==> flow/design.v <==
module MUX2(
	input [15:0] Ain,  
	input [15:0] Bin,
	input Select,  
	output [15:0] Output  
	);
	assign Output = (Select == 1'b0)? Ain : Bin;
endmodule
module MUX3(
	input [15:0] Ain,  
	input [15:0] Bin,
	input [15:0] Cin,
	input [1:0] Select,  
	output reg [15:0] Output
	);
	always @(*)
	begin
		case (Select)
		2'b00: Output = Ain;
		2'b01: Output = Bin;
		2'b10: Output = Cin;
		2'b11: Output = 16'd0;  
		endcase
	end
endmodule
module MUX4(
	input [15:0] Ain,  
	input [15:0] Bin,
	input [15:0] Cin,
	input [15:0] Din,
	input [1:0] Select,  
	output reg [15:0] Output
	);
	always @(*)
	begin
		case (Select)
		2'b00: Output = Ain;
		2'b01: Output = Bin;
		2'b10: Output = Cin;
		2'b11: Output = Din;
		endcase
	end
endmodule
module ALU(
	input [15:0] Ain,  
	input [15:0] Bin,  
	input [3:0] MODE,  
	output reg [15:0] ALUout,  
	output FLAGzero  
	);
	always @(*)  
	begin
		case (MODE)  
			4'b0000: ALUout = 16'd0;		 
			4'b0001: ALUout = Ain + Bin;	 
			4'b0010: ALUout = Ain - Bin;	 
			4'b0011: ALUout = Ain & Bin;	 
			4'b0100: ALUout = Ain | Bin;	 
			4'b0101: ALUout = Ain ^ Bin;	 
			4'b0110: ALUout = ~Ain;			 
			4'b0111: ALUout = Ain * Bin;	 
			4'b1000: ALUout = (Bin == 16'd0) ? 16'hFFFF : Ain / Bin;	 
			4'b1001: ALUout = (Bin == 16'd0) ? Ain : Ain % Bin;	 
			4'b1010: ALUout = Ain<<Bin;	 
			4'b1011: ALUout = Ain>>Bin;	 
			4'b1100: ALUout = Ain;			 
			4'b1101: ALUout = Bin;			 
			4'b1110: begin if (Ain != Bin) ALUout = 16'd1;	 
							else ALUout = 16'd0;
							end
			4'b1111: begin if (Ain < Bin) ALUout = 16'd1;		 
							else ALUout = 16'd0;
							end
		endcase
	end
	assign FLAGzero = (ALUout == 16'd0) ? 1'b1: 1'b0;	 
endmodule
module CTRLUNIT(
	input [15:0] Instruction,  
	input ZFlag,  
	output reg JFlag,  
	output reg RamWriteEN,  
	output reg [9:0] RamAddr,
	output reg [3:0] ALUCtrl,  
	output reg RegWriteEN,
	output reg [4:0] RegWriteAddr,
	output reg [4:0] RegAddrA,  
	output reg [4:0] RegAddrB,
	output reg [9:0] Immediate,  
	output reg [1:0] MuxA,  
	output reg [1:0] MuxB,
	output reg [1:0] MuxC
	);
	wire [5:0] Opcode;
	wire [9:0] Address;
	wire [4:0] AddressA, AddressB;
	assign Opcode = Instruction[15:10];  
	assign Address = Instruction[9:0];  
	assign AddressA = Address[9:5];  
	assign AddressB = Address[4:0];  
	always @(*)
	begin
		case (Opcode)
		6'b000000: begin  
					RamWriteEN 		= 1'b0;
					RegWriteEN 		= 1'b0;
					MuxA 				= 1'b00;
					MuxB 				= 2'b00;
					MuxC				= 2'b00;
					RamAddr 			= 10'b0000000000;
					RegWriteAddr 	= 5'b00000;
					RegAddrA 		= 5'b00000;
					RegAddrB 		= 5'b00000;
					JFlag				= 1'b0;
					ALUCtrl			= 4'b0000;
					Immediate		= 10'b0000000000;
					end
		6'b000001: begin  
					RamWriteEN 		= 1'b0;
					RegWriteEN 		= 1'b1;
					MuxA 				= 1'b00;
					MuxB 				= 2'b01;
					MuxC				= 2'b01;
					RamAddr 			= Address;
					RegWriteAddr 	= 5'b00001;
					RegAddrA 		= 5'b00000;
					RegAddrB 		= 5'b00000;
					JFlag				= 1'b0;
					ALUCtrl			= 4'b1101;
					Immediate		= 10'b0000000000;
					end
		6'b000010: begin  
					RamWriteEN 		= 1'b1;
					RegWriteEN 		= 1'b0;
					MuxA 				= 1'b00;
					MuxB 				= 2'b00;
					MuxC				= 2'b01;
					RamAddr 			= Address;
					RegWriteAddr 	= 5'b00000;
					RegAddrA 		= 5'b00000;
					RegAddrB 		= 5'b00001;
					JFlag				= 1'b0;
					ALUCtrl			= 4'b0000;
					Immediate		= 10'b0000000000;
					end
		6'b000011: begin  
					RamWriteEN 		= 1'b0;
					RegWriteEN 		= 1'b1;
					MuxA 				= 1'b00;
					MuxB 				= 2'b00;
					MuxC				= 2'b00;
					RamAddr 			= 10'b0000000000;
					RegWriteAddr 	= AddressB;
					RegAddrA 		= AddressA;
					RegAddrB 		= 5'b00000;
					JFlag				= 1'b0;
					ALUCtrl			= 4'b1100;
					Immediate		= 10'b0000000000;
					end
		6'b000100: begin  
					RamWriteEN 		= 1'b0;
					RegWriteEN 		= 1'b0;
					MuxA 				= 1'b00;
					MuxB 				= 2'b10;  
					MuxC				= 2'b00;
					RamAddr 			= 10'b0000000000;
					RegWriteAddr 	= 5'b00000;
					RegAddrA 		= 5'b00001;  
					RegAddrB 		= 5'b00000;
					JFlag				= ~ZFlag;  
					ALUCtrl			= 4'b1100;  
					Immediate		= Address;  
					end
		6'b000101: begin  
					RamWriteEN 		= 1'b0;
					RegWriteEN 		= 1'b0;
					MuxA 				= 1'b00;
					MuxB 				= 2'b10;
					MuxC				= 2'b00;
					RamAddr 			= 10'b0000000000;
					RegWriteAddr 	= 5'b00000;
					RegAddrA 		= 5'b00001;
					RegAddrB 		= 5'b00000;
					JFlag				= ZFlag;
					ALUCtrl			= 4'b1100;
					Immediate		= Address;
					end
		6'b000110: begin  
					RamWriteEN 		= 1'b0;
					RegWriteEN 		= 1'b0;
					MuxA 				= 1'b00;
					MuxB 				= 2'b10;
					MuxC				= 2'b00;
					RamAddr 			= 10'b0000000000;
					RegWriteAddr 	= 5'b00000;
					RegAddrA 		= 5'b00000;
					RegAddrB 		= 5'b00000;
					JFlag				= 1'b1;
					ALUCtrl			= 4'b0000;
					Immediate		= Address;
					end
		6'b000111: begin  
					RamWriteEN 		= 1'b0;
					RegWriteEN 		= 1'b1;	 
					MuxA 				= 1'b01;	 
					MuxB 				= 2'b10;  
					MuxC				= 2'b00;
					RamAddr 			= 10'b0000000000;
					RegWriteAddr 	= AddressA;
					RegAddrA 		= 5'b00000;
					RegAddrB 		= 5'b00000;
					JFlag				= 1'b0;  
					ALUCtrl			= 4'b1100;	 
					Immediate		= 10'b0000000000;
					end
		6'b001000: begin  
					RamWriteEN 		= 1'b0;
					RegWriteEN 		= 1'b0;
					MuxA 				= 1'b00;
					MuxB 				= 2'b00;  
					MuxC				= 2'b00;
					RamAddr 			= 10'b0000000000;
					RegWriteAddr 	= 5'b00000;
					RegAddrA 		= 5'b00000;
					RegAddrB 		= AddressA;  
					JFlag				= 1'b1;  
					ALUCtrl			= 4'b0000;
					Immediate		= 10'b0000000000;
					end
		6'b001001: begin  
					RamWriteEN 		= 1'b0;
					RegWriteEN 		= 1'b1;  
					MuxA 				= 1'b00;
					MuxB 				= 2'b00;
					MuxC				= 2'b00;
					RamAddr 			= 10'b0000000000;
					RegWriteAddr 	= 5'b00001;  
					RegAddrA 		= AddressA;  
					RegAddrB 		= AddressB;  
					JFlag				= 1'b0;
					ALUCtrl			= 4'b1111;  
					Immediate		= 10'b0000000000;
					end
		6'b001010: begin  
					RamWriteEN 		= 1'b0;
					RegWriteEN 		= 1'b1;  
					MuxA 				= 1'b00;
					MuxB 				= 2'b10;  
					MuxC				= 2'b00;
					RamAddr 			= 10'b0000000000;
					RegWriteAddr 	= 5'b00001;  
					RegAddrA 		= AddressA;  
					RegAddrB 		= 5'b00000;
					JFlag				= 1'b0;
					ALUCtrl			= 4'b1111;  
					Immediate		= {5'b00000, AddressB};
					end
		6'b001011: begin  
					RamWriteEN 		= 1'b0;
					RegWriteEN 		= 1'b1;  
					MuxA 				= 1'b00;
					MuxB 				= 2'b00;
					MuxC				= 2'b00;
					RamAddr 			= 10'b0000000000;
					RegWriteAddr 	= 5'b00001;  
					RegAddrA 		= AddressA;  
					RegAddrB 		= AddressB;  
					JFlag				= 1'b0;
					ALUCtrl			= 4'b1110;  
					Immediate		= 10'b0000000000;
					end
		6'b001100: begin  
					RamWriteEN 		= 1'b0;
					RegWriteEN 		= 1'b1;  
					MuxA 				= 1'b00;
					MuxB 				= 2'b10;  
					MuxC				= 2'b00;
					RamAddr 			= 10'b0000000000;
					RegWriteAddr 	= 5'b00001;  
					RegAddrA 		= AddressA;  
					RegAddrB 		= 5'b00000;
					JFlag				= 1'b0;
					ALUCtrl			= 4'b1110;  
					Immediate		= {5'b00000, AddressB};
					end
		6'b001101: begin  
					RamWriteEN 		= 1'b0;
					RegWriteEN 		= 1'b1;  
					MuxA 				= 1'b00;
					MuxB 				= 2'b10;  
					MuxC				= 2'b00;
					RamAddr 			= 10'b0000000000;
					RegWriteAddr 	= 5'b00001;  
					RegAddrA 		= 5'b00000;
					RegAddrB 		= 5'b00000;
					JFlag				= 1'b0;
					ALUCtrl			= 4'b1101;
					Immediate		= Address;  
					end
		6'b001110: begin  
					RamWriteEN 		= 1'b0;
					RegWriteEN 		= 1'b1;
					MuxA 				= 1'b00;
					MuxB 				= 2'b00;
					MuxC				= 2'b00;
					RamAddr 			= 10'b0000000000;
					RegWriteAddr 	= 5'b00001;
					RegAddrA 		= AddressA;
					RegAddrB 		= AddressB;
					JFlag				= 1'b0;
					ALUCtrl			= 4'b1010;  
					Immediate		= 10'b0000000000;
					end
		6'b001111: begin  
					RamWriteEN 		= 1'b0;
					RegWriteEN 		= 1'b1;
					MuxA 				= 1'b00;
					MuxB 				= 2'b00;
					MuxC				= 2'b00;
					RamAddr 			= 10'b0000000000;
					RegWriteAddr 	= 5'b00001;
					RegAddrA 		= AddressA;
					RegAddrB 		= AddressB;
					JFlag				= 1'b0;
					ALUCtrl			= 4'b1011;  
					Immediate		= 10'b0000000000;
					end
		6'b010000: begin  
					RamWriteEN 		= 1'b0;
					RegWriteEN 		= 1'b1;
					MuxA 				= 1'b00;
					MuxB 				= 2'b00;
					MuxC				= 2'b00;
					RamAddr 			= 10'b0000000000;
					RegWriteAddr 	= 5'b00001;
					RegAddrA 		= AddressA;
					RegAddrB 		= AddressB;
					JFlag				= 1'b0;
					ALUCtrl			= 4'b0001;
					Immediate		= 10'b0000000000;
					end
		6'b010001: begin  
					RamWriteEN 		= 1'b0;
					RegWriteEN 		= 1'b1;
					MuxA 				= 1'b00;
					MuxB 				= 2'b00;
					MuxC				= 2'b00;
					RamAddr 			= 10'b0000000000;
					RegWriteAddr 	= 5'b00001;
					RegAddrA 		= AddressA;
					RegAddrB 		= AddressB;
					JFlag				= 1'b0;
					ALUCtrl			= 4'b0010;
					Immediate		= 10'b0000000000;
					end
		6'b010010: begin  
					RamWriteEN 		= 1'b0;
					RegWriteEN 		= 1'b1;
					MuxA 				= 1'b00;
					MuxB 				= 2'b00;
					MuxC				= 2'b00;
					RamAddr 			= 10'b0000000000;
					RegWriteAddr 	= 5'b00001;
					RegAddrA 		= AddressA;
					RegAddrB 		= AddressB;
					JFlag				= 1'b0;
					ALUCtrl			= 4'b0111;
					Immediate		= 10'b0000000000;
					end
		6'b010011: begin  
					RamWriteEN 		= 1'b0;
					RegWriteEN 		= 1'b1;
					MuxA 				= 1'b00;
					MuxB 				= 2'b00;
					MuxC				= 2'b00;
					RamAddr 			= 10'b0000000000;
					RegWriteAddr 	= 5'b00001;
					RegAddrA 		= AddressA;
					RegAddrB 		= AddressB;
					JFlag				= 1'b0;
					ALUCtrl			= 4'b1000;
					Immediate		= 10'b0000000000;
					end
		6'b010100: begin  
					RamWriteEN 		= 1'b0;
					RegWriteEN 		= 1'b1;
					MuxA 				= 1'b00;
					MuxB 				= 2'b00;
					MuxC				= 2'b00;
					RamAddr 			= 10'b0000000000;
					RegWriteAddr 	= 5'b00001;
					RegAddrA 		= AddressA;
					RegAddrB 		= AddressB;
					JFlag				= 1'b0;
					ALUCtrl			= 4'b1001;
					Immediate		= 10'b0000000000;
					end
		6'b010101: begin  
					RamWriteEN 		= 1'b0;
					RegWriteEN 		= 1'b1;
					MuxA 				= 1'b00;
					MuxB 				= 2'b10;
					MuxC				= 2'b00;
					RamAddr 			= 10'b0000000000;
					RegWriteAddr 	= 5'b00001;
					RegAddrA 		= AddressA;
					RegAddrB 		= 5'b00000;
					JFlag				= 1'b0;
					ALUCtrl			= 4'b0001;
					Immediate		= {5'b00000, AddressB};
					end
		6'b010110: begin  
					RamWriteEN 		= 1'b0;
					RegWriteEN 		= 1'b1;
					MuxA 				= 1'b00;
					MuxB 				= 2'b10;
					MuxC				= 2'b00;
					RamAddr 			= 10'b0000000000;
					RegWriteAddr 	= 5'b00001;
					RegAddrA 		= AddressA;
					RegAddrB 		= 5'b00000;
					JFlag				= 1'b0;
					ALUCtrl			= 4'b0010;
					Immediate		= {5'b00000, AddressB};
					end
		6'b010111: begin  
					RamWriteEN 		= 1'b0;
					RegWriteEN 		= 1'b1;
					MuxA 				= 1'b00;
					MuxB 				= 2'b10;
					MuxC				= 2'b00;
					RamAddr 			= 10'b0000000000;
					RegWriteAddr 	= 5'b00001;
					RegAddrA 		= AddressA;
					RegAddrB 		= 5'b00000;
					JFlag				= 1'b0;
					ALUCtrl			= 4'b0111;
					Immediate		= {5'b00000, AddressB};
					end
		6'b011000: begin  
					RamWriteEN 		= 1'b0;
					RegWriteEN 		= 1'b1;
					MuxA 				= 1'b00;
					MuxB 				= 2'b10;
					MuxC				= 2'b00;
					RamAddr 			= 10'b0000000000;
					RegWriteAddr 	= 5'b00001;
					RegAddrA 		= AddressA;
					RegAddrB 		= 5'b00000;
					JFlag				= 1'b0;
					ALUCtrl			= 4'b1000;
					Immediate		= {5'b00000, AddressB};
					end
		6'b011001: begin  
					RamWriteEN 		= 1'b0;
					RegWriteEN 		= 1'b1;
					MuxA 				= 1'b00;
					MuxB 				= 2'b10;
					MuxC				= 2'b00;
					RamAddr 			= 10'b0000000000;
					RegWriteAddr 	= 5'b00001;
					RegAddrA 		= AddressA;
					RegAddrB 		= 5'b00000;
					JFlag				= 1'b0;
					ALUCtrl			= 4'b1001;
					Immediate		= {5'b00000, AddressB};
					end
		6'b011010: begin  
					RamWriteEN 		= 1'b0;
					RegWriteEN 		= 1'b1;
					MuxA 				= 1'b00;
					MuxB 				= 2'b00;
					MuxC				= 2'b00;
					RamAddr 			= 10'b0000000000;
					RegWriteAddr 	= AddressB;
					RegAddrA 		= AddressA;
					RegAddrB 		= 5'b00000;
					JFlag				= 1'b0;
					ALUCtrl			= 4'b0110;
					Immediate		= 10'b0000000000;
					end
		6'b011011: begin  
					RamWriteEN 		= 1'b0;
					RegWriteEN 		= 1'b1;
					MuxA 				= 1'b00;
					MuxB 				= 2'b00;
					MuxC				= 2'b00;
					RamAddr 			= 10'b0000000000;
					RegWriteAddr 	= 5'b00001;
					RegAddrA 		= AddressA;
					RegAddrB 		= AddressB;
					JFlag				= 1'b0;
					ALUCtrl			= 4'b0101;
					Immediate		= 10'b0000000000;
					end
		6'b011100: begin  
					RamWriteEN 		= 1'b0;
					RegWriteEN 		= 1'b1;
					MuxA 				= 1'b00;
					MuxB 				= 2'b00;
					MuxC				= 2'b00;
					RamAddr 			= 10'b0000000000;
					RegWriteAddr 	= 5'b00001;
					RegAddrA 		= AddressA;
					RegAddrB 		= AddressB;
					JFlag				= 1'b0;
					ALUCtrl			= 4'b0100;
					Immediate		= 10'b0000000000;
					end
		6'b011101: begin  
					RamWriteEN 		= 1'b0;
					RegWriteEN 		= 1'b1;
					MuxA 				= 1'b00;
					MuxB 				= 2'b00;
					MuxC				= 2'b00;
					RamAddr 			= 10'b0000000000;
					RegWriteAddr 	= 5'b00001;
					RegAddrA 		= AddressA;
					RegAddrB 		= AddressB;
					JFlag				= 1'b0;
					ALUCtrl			= 4'b0011;
					Immediate		= 10'b0000000000;
					end
		6'b011110: begin  
					RamWriteEN 		= 1'b0;
					RegWriteEN 		= 1'b1;
					MuxA 				= 1'b00;
					MuxB 				= 2'b01;  
					MuxC				= 2'b10;  
					RamAddr 			= 10'b0000000000;
					RegWriteAddr 	= AddressB;
					RegAddrA 		= AddressA;  
					RegAddrB 		= 5'b00000;
					JFlag				= 1'b0;
					ALUCtrl			= 4'b1101;  
					Immediate		= 10'b0000000000;
					end
		6'b011111: begin  
					RamWriteEN 		= 1'b1;  
					RegWriteEN 		= 1'b0;
					MuxA 				= 1'b00;  
					MuxB 				= 2'b00;
					MuxC				= 2'b10;  
					RamAddr 			= 10'b0000000000;
					RegWriteAddr 	= 5'b00000;
					RegAddrA 		= AddressB;  
					RegAddrB 		= AddressA;  
					JFlag				= 1'b0;
					ALUCtrl			= 4'b0000;
					Immediate		= 10'b0000000000;
					end
		6'b100000: begin  
					RamWriteEN 		= 1'b0;  
					RegWriteEN 		= 1'b1;
					MuxA 				= 2'b10;  
					MuxB 				= 2'b00;
					MuxC				= 2'b10;  
					RamAddr 			= 10'b0000000000;
					RegWriteAddr 	= AddressA;
					RegAddrA 		= 5'b00000;  
					RegAddrB 		= 5'b00000;  
					JFlag				= 1'b0;
					ALUCtrl			= 4'b1100;
					Immediate		= 10'b0000000000;
					end
		6'b100001: begin  
					RamWriteEN 		= 1'b0;
					RegWriteEN 		= 1'b1;
					MuxA 				= 1'b00;
					MuxB 				= 2'b10;
					MuxC				= 2'b00;
					RamAddr 			= 10'b0000000000;
					RegWriteAddr 	= 5'b00001;
					RegAddrA 		= AddressA;
					RegAddrB 		= 5'b00000;
					JFlag				= 1'b0;
					ALUCtrl			= 4'b1010;  
					Immediate		= AddressB;
				end
		6'b100010: begin  
					RamWriteEN 		= 1'b0;
					RegWriteEN 		= 1'b1;
					MuxA 				= 1'b00;
					MuxB 				= 2'b10;
					MuxC				= 2'b00;
					RamAddr 			= 10'b0000000000;
					RegWriteAddr 	= 5'b00001;
					RegAddrA 		= AddressA;
					RegAddrB 		= 5'b00000;
					JFlag				= 1'b0;
					ALUCtrl			= 4'b1011;  
					Immediate		= AddressB;
				end
		default: begin  
					RamWriteEN 		= 1'b0;
					RegWriteEN 		= 1'b0;
					MuxA 				= 1'b00;
					MuxB 				= 2'b00;
					MuxC				= 2'b00;
					RamAddr 			= 10'b0000000000;
					RegWriteAddr 	= 5'b00000;
					RegAddrA 		= 5'b00000;
					RegAddrB 		= 5'b00000;
					JFlag				= 1'b0;
					ALUCtrl			= 4'b0000;
					Immediate		= 10'b0000000000;
					end
		endcase
	end
endmodule
module REGFILE(
	input clk,  
	input En,  
	input Reset,  
	input Write,  
	input [4:0] Waddr,  
	input [15:0] Wdata,  
	input [4:0] Aaddr,  
	output [15:0] Adata,  
	input [4:0] Baddr,
	output [15:0] Bdata
	);
	integer i;
	reg [15:0] register[31:0];
	always @(posedge clk)
	begin
		if (Reset == 1'b1) begin
			for(i = 0; i < 32; i = i + 1) begin  
				register[i] <= 16'd0;
			end
		end
		else if (En == 1'b1 && Write == 1'b1) begin
			register[Waddr] <= Wdata;  
		end
	end
	assign Adata = (Aaddr == 0)? 16'd0 : register[Aaddr];
	assign Bdata = (Baddr == 0)? 16'd0 : register[Baddr];
endmodule
module PCOUNTER(
	input clk,  
	input En,  
	input [9:0] Jaddr,  
	input Jflag,  
	output reg [9:0] Caddr,  
	input Clear  
	);
	always @(posedge clk)
	begin
		if (Clear == 1'b1) begin  
			Caddr <= 10'd0;
		end
		else if (En == 1'b1) begin
			if(Jflag == 1'b1) begin  
				Caddr <= Jaddr;
			end
			else begin
				Caddr <= Caddr + 1'b1;  
			end
		end
	end
endmodule
module microcounter(
	input clk,  
	input Clear,  
	output reg [1:0] count  
	);
	always @(posedge clk)
	begin
		if (Clear == 1'b1) begin
			count <= 2'b00;
		end
		else if (count == 2'b11) begin
			count <= 2'b00;
		end
		else begin
			count <= count + 1'b1;
		end
	end
endmodule
module mips16_core(
	input clk,
	input rst,  
	output [9:0] imem_addr,
	input [15:0] imem_rdata,
	output [9:0] dmem_addr,
	output dmem_we,
	output [15:0] dmem_wdata,
	input [15:0] dmem_rdata,
	input [15:0] in_data,
	output rf_we,
	output [4:0] rf_waddr,
	output [15:0] rf_wdata
	);
	wire ramWriteEN, regWriteEN, ZFlag, JFlag;
	wire [1:0] selA, selB, selC;
	wire [15:0] muxAout, muxBout, muxCout;
	wire [9:0] Caddr, ramAddress;
	wire [15:0] Instruction;
	wire [15:0] regAdata, regBdata;
	wire [3:0] ALUop;
	wire [15:0] ALUout;
	wire [9:0] Immediate;
	wire [15:0] ramBdata;
	wire [4:0] regAread, regBread, regwrite;
	wire [1:0] microcount;
	microcounter micro(.clk(clk), .Clear(rst), .count(microcount));
	wire ramclk = (microcount == 2'b00);  
	wire regclk = (microcount == 2'b01);  
	wire instrclk = (microcount == 2'b10);  
	PCOUNTER programcounter(
		.clk(clk),
		.En(instrclk),
		.Jaddr(muxBout[9:0]),  
		.Jflag(JFlag),
		.Caddr(Caddr),
		.Clear(rst)
		);
	assign imem_addr = Caddr;
	assign Instruction = imem_rdata;
	CTRLUNIT controlunit(
		.Instruction(Instruction),  
		.ZFlag(ZFlag),  
		.JFlag(JFlag),
		.RamWriteEN(ramWriteEN),
		.RamAddr(ramAddress),
		.ALUCtrl(ALUop),
		.RegWriteEN(regWriteEN),
		.RegWriteAddr(regwrite),
		.RegAddrA(regAread),
		.RegAddrB(regBread),
		.Immediate(Immediate),
		.MuxA(selA),
		.MuxB(selB),
		.MuxC(selC)
		);
	MUX3 muxA(
		.Ain(regAdata),
		.Bin({6'd0, Caddr}),
		.Cin(in_data),
		.Select(selA),
		.Output(muxAout)
		);
	MUX3 muxB(
		.Ain(regBdata),
		.Bin(ramBdata),
		.Cin({6'd0, Immediate}),
		.Select(selB),
		.Output(muxBout)
		);
	MUX3 muxC(
		.Ain({6'd0, Caddr}),
		.Bin({6'd0, ramAddress}),
		.Cin(muxAout),
		.Select(selC),
		.Output(muxCout)
		);
	ALU arithmaticlogic(
		.Ain(muxAout),  
		.Bin(muxBout),  
		.MODE(ALUop),  
		.ALUout(ALUout),
		.FLAGzero(ZFlag)
		);
	REGFILE registers(
		.clk(clk),
		.En(regclk),
		.Reset(rst),
		.Write(regWriteEN),
		.Waddr(regwrite),
		.Wdata(ALUout),
		.Aaddr(regAread),
		.Adata(regAdata),  
		.Baddr(regBread),
		.Bdata(regBdata)  
		);
	assign dmem_addr = muxCout[9:0];
	assign dmem_we = ramclk & ramWriteEN;
	assign dmem_wdata = regBdata;
	assign ramBdata = dmem_rdata;
	reg rf_we_q;
	reg [4:0] rf_waddr_q;
	reg [15:0] rf_wdata_q;
	always @(posedge clk)
	begin
		if (rst == 1'b1) begin
			rf_we_q <= 1'b0;
		end
		else begin
			rf_we_q <= regclk & regWriteEN;
		end
		if (regclk == 1'b1) begin
			rf_waddr_q <= regwrite;
			rf_wdata_q <= ALUout;
		end
	end
	assign rf_we = rf_we_q;
	assign rf_waddr = rf_waddr_q;
	assign rf_wdata = rf_wdata_q;
endmodule
# Reports on mips16_core
# What the tools print for mips16_core, step after step.
# Lines are those of the file above, counted from 1.
# Operators carry their Yosys type and port widths (W data, S select, Z words).
# A cell with n/a has no value.
dict set report design {
  top_module {mips16_core}
  clock_port {clk}
  lib {sky130hd}
  pvt_corner {tt_025C_1v80}
}

# Word-level counts
# Counts by Yosys on the flattened word-level netlist (proc, flatten, opt, wreduce; memories kept). Register bits leave out memories and registers merged into their read ports (data or address). Print and check cells are left out. Cells with the same type and inputs are merged into one.
# Memory sizes are those after Yosys's memory passes, which may raise the word count (mostly to a power of two), join words into wider ones and drop unused or constant bits.
dict set report bits {
  register_bits 34
  inputBits 50
  memories 1
  word_cells 154
  ramBits 512
}
dict set report classes {
  shift 2
  n_div 2
  reduce_and_logical 38
  n_eq 62
  n_logic 7
  mux 31
  add_sub_neg 4
  n_mul 1
  compare 1
}
# name words width line
set mem_list {}
lappend mem_list {registers.register 32 16 624} ;# reg [15:0] register[31:0];
# op n
set op_table {}
lappend op_table {{$div A16 B16 Y16} 1}
lappend op_table {{$mod A16 B16 Y16} 1}
lappend op_table {{$mul A16 B16 Y16} 1}
lappend op_table {{$pmux W16 S16} 1}
lappend op_table {{$pmux W16 S4} 2}
lappend op_table {{$eq A6 B5 Y1 const B} 16}
lappend op_table {{$mux W16} 6}
lappend op_table {{$pmux W4 S15} 1}
lappend op_table {{$eq A6 B4 Y1 const B} 8}
lappend op_table {{$pmux W5 S3} 3}
lappend op_table {{$pmux W10 S4} 1}
lappend op_table {{$reduce_or A2 Y1} 17}
lappend op_table {{$logic_not A16 Y1} 2}
lappend op_table {{$eq A4 B4 Y1 const B} 8}
lappend op_table {{$reduce_or A28 Y1} 1}
lappend op_table {{$reduce_or A24 Y1} 1}
lappend op_table {{$eq A6 B3 Y1 const B} 4}
lappend op_table {{$reduce_or A23 Y1} 1}
lappend op_table {{$pmux W10 S2} 1}
lappend op_table {{$mux W10} 2}
lappend op_table {{$eq A6 B6 Y1 const B} 3}
lappend op_table {{$add A16 B16 Y16} 1}
lappend op_table {{$sub A16 B16 Y16} 1}
lappend op_table {{$lt A16 B16 Y1} 1}
lappend op_table {{$ne A16 B16 Y1} 1}
lappend op_table {{$and A16 B16 Y16} 1}
lappend op_table {{$or A16 B16 Y16} 1}
lappend op_table {{$xor A16 B16 Y16} 1}
# Not listed: further kinds 28, cells in them 60.

# Longest topological paths
# Depth = most cells in a row (Yosys ltp): at word level without a register or memory, in the mapped netlist without a sequential cell, where the memories' decode and read muxes count.
dict set report logic_depth {
  ltp_word 14
  ABC_AREA 1
  depth_mapped 264
  mapped_depth_nobuf 257
}

# Synthesis result
# Source: synth_stat.txt of the flow (Yosys; design flattened, memories mapped). It holds for the ABC_AREA given above (unset counts as 0); a run with the other value may have another netlist.
dict set report synth_totals {
  sequential_area_um2 16265.6
  mapped_cells 6428
  buf_cells 370
  synth_area_um2 46469.6
  ff_cells 546
}
# cell n
set by_type {}
lappend by_type {sky130_fd_sc_hd__edfxtp_1 533}
lappend by_type {sky130_fd_sc_hd__nand2_1 1838}
lappend by_type {sky130_fd_sc_hd__nand3_1 946}
lappend by_type {sky130_fd_sc_hd__ha_1 242}
lappend by_type {sky130_fd_sc_hd__nor2_1 746}
lappend by_type {sky130_fd_sc_hd__inv_1 600}
lappend by_type {sky130_fd_sc_hd__fa_1 83}
lappend by_type {sky130_fd_sc_hd__a21oi_1 218}
lappend by_type {sky130_fd_sc_hd__buf_2 150}
lappend by_type {sky130_fd_sc_hd__o21ai_0 147}
lappend by_type {sky130_fd_sc_hd__xor2_1 67}
lappend by_type {sky130_fd_sc_hd__clkbuf_1 152}
lappend by_type {sky130_fd_sc_hd__xnor2_1 55}
lappend by_type {sky130_fd_sc_hd__o211ai_1 55}
lappend by_type {sky130_fd_sc_hd__buf_4 41}
lappend by_type {sky130_fd_sc_hd__a32o_1 30}
lappend by_type {sky130_fd_sc_hd__or2_2 43}
lappend by_type {sky130_fd_sc_hd__dfxtp_1 13}
# Not listed: further types 52, cells in them 469.

# Worst setup path after synthesis
# Source: OpenSTA report_checks on the synthesized netlist (no wires, ideal clock, input and output delay 20% of the period each), path of least setup slack; recovery checks are left aside. Register names are those of the netlist, which keeps one name where synthesis merged equal registers.
dict set report synth_path {
  kind {input to register}
  startpoint {input imem_rdata[10]}
  endpoint {register programcounter.Caddr[3]}
  arrival_time_ps 40133
  path_buffers 13
  setup_slack_ps 3796
  path_stages 252
  path_delay_ps 31403
  t_first_pin_ps 8800
  tclk_ps 44000
  required_ps 43930
  synth_period_reached_ps 40204
}
# "path_delay_ps" is the arrival time less input delay plus setup time.
# "path_stages" counts driving pins, that of a launching flip-flop among them; a cell with two outputs on the path counts twice.
# "synth_period_reached_ps" is the clock period less the worst setup slack; recovery checks do not enter. This is arithmetic on one report: input and output delays are still those of the set period (20% each).
# Between the ends stands the longest chain of elaborated cells between them, by number of cells; it is not shown to be the way that was timed. Of several equally long chains one is given.
# Each line given opens the expression or statement behind the cell; cells for indexed reads and writes are added by Yosys, which also makes memories of some case tables.
# A memory read counts as a cell of the chain, while the word-level depth stops at memories.
# At most two assigning lines are given for a register; there are more.
dict set report synth_between {
  cell_sequence {sky130_fd_sc_hd__buf_4 -> sky130_fd_sc_hd__inv_2 -> sky130_fd_sc_hd__nor2_2 -> sky130_fd_sc_hd__nand2_1 -> sky130_fd_sc_hd__nand2_1 -> sky130_fd_sc_hd__a21oi_2 -> sky130_fd_sc_hd__nand2_8 -> sky130_fd_sc_hd__nand2_4 -> sky130_fd_sc_hd__nand2_4 -> sky130_fd_sc_hd__buf_4 -> sky130_fd_sc_hd__buf_4 -> sky130_fd_sc_hd__buf_6 -> sky130_fd_sc_hd__buf_2 -> sky130_fd_sc_hd__a21oi_1 -> sky130_fd_sc_hd__o21ai_0 -> sky130_fd_sc_hd__o211ai_1 -> sky130_fd_sc_hd__nand2_1 -> sky130_fd_sc_hd__nand3_1 -> [... 216 more ...] -> sky130_fd_sc_hd__nor2_1 -> sky130_fd_sc_hd__nand2_1 -> sky130_fd_sc_hd__nor2_1 -> sky130_fd_sc_hd__nand3_1 -> sky130_fd_sc_hd__nor2_1 -> sky130_fd_sc_hd__nand3_1 -> sky130_fd_sc_hd__nor2_1 -> sky130_fd_sc_hd__nand3_1 -> sky130_fd_sc_hd__nor2_1 -> sky130_fd_sc_hd__nand3_1 -> sky130_fd_sc_hd__nor2_4 -> sky130_fd_sc_hd__nand4_2 -> sky130_fd_sc_hd__nand2_4 -> sky130_fd_sc_hd__nand3_4 -> sky130_fd_sc_hd__buf_6 -> sky130_fd_sc_hd__nand2_2 -> sky130_fd_sc_hd__nand3_1 -> sky130_fd_sc_hd__a21oi_1}
  elab_chain_len 14
  cells_between 115
}
# item line
set synth_lines {}
lappend synth_lines {{from (decl)} 684} ;# input [15:0] imem_rdata,
lappend synth_lines {{$eq A6 B2 Y1} 103} ;# case (Opcode)
lappend synth_lines {{$reduce_or A24 Y1} n/a}
lappend synth_lines {{$pmux W5 S3} 103}
lappend synth_lines {{$mem_v2 Z32 W16} 624} ;# reg [15:0] register[31:0];
lappend synth_lines {{$mux W16} 636} ;# assign Adata = (Aaddr == 0)? 16'd0 : register[Aaddr];
lappend synth_lines {{$pmux W16 S4} 18} ;# case (Select)
lappend synth_lines {{$mod A16 B16 Y16} 63} ;# 4'b1001: ALUout = (Bin == 16'd0) ? Ain : Ain % Bin;
lappend synth_lines {{$mux W16} 63}
lappend synth_lines {{$pmux W16 S16} 53} ;# case (MODE)
lappend synth_lines {{$logic_not A16 Y1} 76} ;# assign FLAGzero = (ALUout == 16'd0) ? 1'b1: 1'b0;
lappend synth_lines {{$mux W1} 76}
lappend synth_lines {{$not A1 Y1} 170} ;# JFlag = ~ZFlag;
lappend synth_lines {{$pmux W1 S3} 103}
lappend synth_lines {{$mux W10} 653} ;# if(Jflag == 1'b1) begin
lappend synth_lines {{to (assign)} 654} ;# Caddr <= Jaddr;
lappend synth_lines {{to (assign)} 657} ;# Caddr <= Caddr + 1'b1;
lappend synth_lines {{to (decl)} 644} ;# output reg [9:0] Caddr,
# Some nets on the timed path still bear RTL names; the line given drives or declares the net.
# net line
set synth_named_nets {}
lappend synth_named_nets {ALUout[2] 53}

# Worst path after layout
# Path of least setup slack in the final report of flow run 3 (OpenROAD, finished layout, wires in). Where an end is a register, its clock arrival counts in the times.
# The report prints the path's times to 10 ps; the period is as set.
dict set report layout_path {
  kind {input to register}
  startpoint {input imem_rdata[12]}
  endpoint {register programcounter.Caddr[7]}
  arrival_time_ps 59920
  required_ps 72800
  path_stages 244
  setup_slack_ps 12880
  path_buffers 6
  tclk_ps 72200
  t_first_pin_ps 14440
}
# Between the ends stands the longest chain of elaborated cells between them, by number of cells; it is not shown to be the way that was timed. Of several equally long chains one is given.
# A memory read counts as a cell of the chain, while the word-level depth stops at memories.
# At most two assigning lines are given for a register; there are more.
dict set report layout_between {
  cell_sequence {sky130_fd_sc_hd__clkdlybuf4s50_1 -> sky130_fd_sc_hd__nand2_2 -> sky130_fd_sc_hd__inv_2 -> sky130_fd_sc_hd__nand2_1 -> sky130_fd_sc_hd__nor2_1 -> sky130_fd_sc_hd__nor2_1 -> sky130_fd_sc_hd__nand4_1 -> sky130_fd_sc_hd__nor2_1 -> sky130_fd_sc_hd__nand2_2 -> sky130_fd_sc_hd__a22oi_2 -> sky130_fd_sc_hd__inv_2 -> sky130_fd_sc_hd__nor2_2 -> sky130_fd_sc_hd__nand4_1 -> sky130_fd_sc_hd__clkbuf_1 -> sky130_fd_sc_hd__nand3_1 -> sky130_fd_sc_hd__nand2_1 -> sky130_fd_sc_hd__ha_1 -> sky130_fd_sc_hd__nor2_1 -> [... 208 more ...] -> sky130_fd_sc_hd__nor2_1 -> sky130_fd_sc_hd__nand2_1 -> sky130_fd_sc_hd__nor2_1 -> sky130_fd_sc_hd__nand3_1 -> sky130_fd_sc_hd__nor2_1 -> sky130_fd_sc_hd__nand3_1 -> sky130_fd_sc_hd__nor2_1 -> sky130_fd_sc_hd__nand3_1 -> sky130_fd_sc_hd__nor2_1 -> sky130_fd_sc_hd__nand3_1 -> sky130_fd_sc_hd__nor2_4 -> sky130_fd_sc_hd__nand4_2 -> sky130_fd_sc_hd__nand2_4 -> sky130_fd_sc_hd__nand3_4 -> sky130_fd_sc_hd__buf_6 -> sky130_fd_sc_hd__nand2_1 -> sky130_fd_sc_hd__nand3_1 -> sky130_fd_sc_hd__a21oi_1}
  elab_chain_len 14
  cells_between 115
}
# item line
set layout_lines {}
lappend layout_lines {{from (decl)} 684} ;# input [15:0] imem_rdata,
lappend layout_lines {{$eq A6 B2 Y1} 103} ;# case (Opcode)
lappend layout_lines {{$reduce_or A24 Y1} n/a}
lappend layout_lines {{$pmux W5 S3} 103}
lappend layout_lines {{$mem_v2 Z32 W16} 624} ;# reg [15:0] register[31:0];
lappend layout_lines {{$mux W16} 636} ;# assign Adata = (Aaddr == 0)? 16'd0 : register[Aaddr];
lappend layout_lines {{$pmux W16 S4} 18} ;# case (Select)
lappend layout_lines {{$mod A16 B16 Y16} 63} ;# 4'b1001: ALUout = (Bin == 16'd0) ? Ain : Ain % Bin;
lappend layout_lines {{$mux W16} 63}
lappend layout_lines {{$pmux W16 S16} 53} ;# case (MODE)
lappend layout_lines {{$logic_not A16 Y1} 76} ;# assign FLAGzero = (ALUout == 16'd0) ? 1'b1: 1'b0;
lappend layout_lines {{$mux W1} 76}
lappend layout_lines {{$not A1 Y1} 170} ;# JFlag = ~ZFlag;
lappend layout_lines {{$pmux W1 S3} 103}
lappend layout_lines {{$mux W10} 653} ;# if(Jflag == 1'b1) begin
lappend layout_lines {{to (assign)} 654} ;# Caddr <= Jaddr;
lappend layout_lines {{to (assign)} 657} ;# Caddr <= Caddr + 1'b1;
lappend layout_lines {{to (decl)} 644} ;# output reg [9:0] Caddr,
# Some nets on the timed path still bear RTL names; the line given drives or declares the net.
# net line
set layout_named_nets {}
lappend layout_named_nets {ALUout[1] 53}

; Stored flow runs of mips16_core (4 of them; Yosys, OpenROAD, sky130hd). They differ in their settings and are not a sequence. Constraints: input delay and output delay 20% of the set period each, output load 0.01 pF.
; "achieved_period_ps" means the clock period less the worst setup slack. The figure is calculated, with input and output delays left at 20% of the set period.
; "worst_path_ps" = time allowed to the worst setup path (clock period - input delay - output delay, where it has them) - its slack; a late launch clock adds to it, a late capture clock takes from it.
; "worst_path_ps" is known to 10 ps.

[flow run 1: settings]
ABC_AREA = 1
CAP_MARGIN = 5
CELL_PAD_IN_SITES_GLOBAL_PLACEMENT = 1
CORE_MARGIN = 5
GPL_TIMING_DRIVEN = 0
MAX_ROUTING_LAYER = met4
MIN_ROUTING_LAYER = met2
PLACE_DENSITY_LB_ADDON = 0.21
SETUP_SLACK_MARGIN = 5.0
SLEW_MARGIN = 10
TNS_END_PERCENT = 10
period_ns = 37.6
CORE_UTILIZATION = 40
[flow run 1: results]
outcome = no results, routing failed with GRT-0116

[flow run 2: settings]
CELL_PAD_IN_SITES_DETAIL_PLACEMENT = 1
CORE_MARGIN = 4
CORE_UTILIZATION = 61
CTS_CLUSTER_DIAMETER = 172
CTS_CLUSTER_SIZE = 27
GPL_ROUTABILITY_DRIVEN = 1
MAX_ROUTING_LAYER = met5
PLACE_DENSITY_LB_ADDON = 0.09
period_ns = 50.5
CAP_MARGIN = 20
SLEW_MARGIN = 20
[flow run 2: results]
outcome = no results, routing failed with GRT-0116

[flow run 3: settings]
ABC_AREA = 1
CELL_PAD_IN_SITES_GLOBAL_PLACEMENT = 0
CORE_ASPECT_RATIO = 0.54
CTS_CLUSTER_SIZE = 62
GPL_ROUTABILITY_DRIVEN = 1
GPL_TIMING_DRIVEN = 0
MIN_ROUTING_LAYER = met1
TNS_END_PERCENT = 75
period_ns = 72.2
CAP_MARGIN = 20
CORE_MARGIN = 2
CORE_UTILIZATION = 40
SLEW_MARGIN = 20
[flow run 3: results]
synth_chip_area_um2 = 46469.6
total_die_area_um2 = 119046.0
finalCellArea_um2 = 51799.7
finish.utilization_pct = 45.2
ws_setup_ps = 12880
hold_ws_ps = 499
achieved_period_ps = 59321
worst_path_ps = 44880
critical_path_kind = input to register

[flow run 4: settings]
period_ns = 28.0
CAP_MARGIN = 20
CORE_MARGIN = 2
CORE_UTILIZATION = 40
SLEW_MARGIN = 20
[flow run 4: results]
synth_chip_area_um2 = 47246.6
total_die_area_um2 = 120881.0
finalCellArea_um2 = 66577.6
finish.utilization_pct = 56.6
ws_setup_ps = -11214
hold_ws_ps = 504
achieved_period_ps = 39214
worst_path_ps = 33610
critical_path_kind = input to register
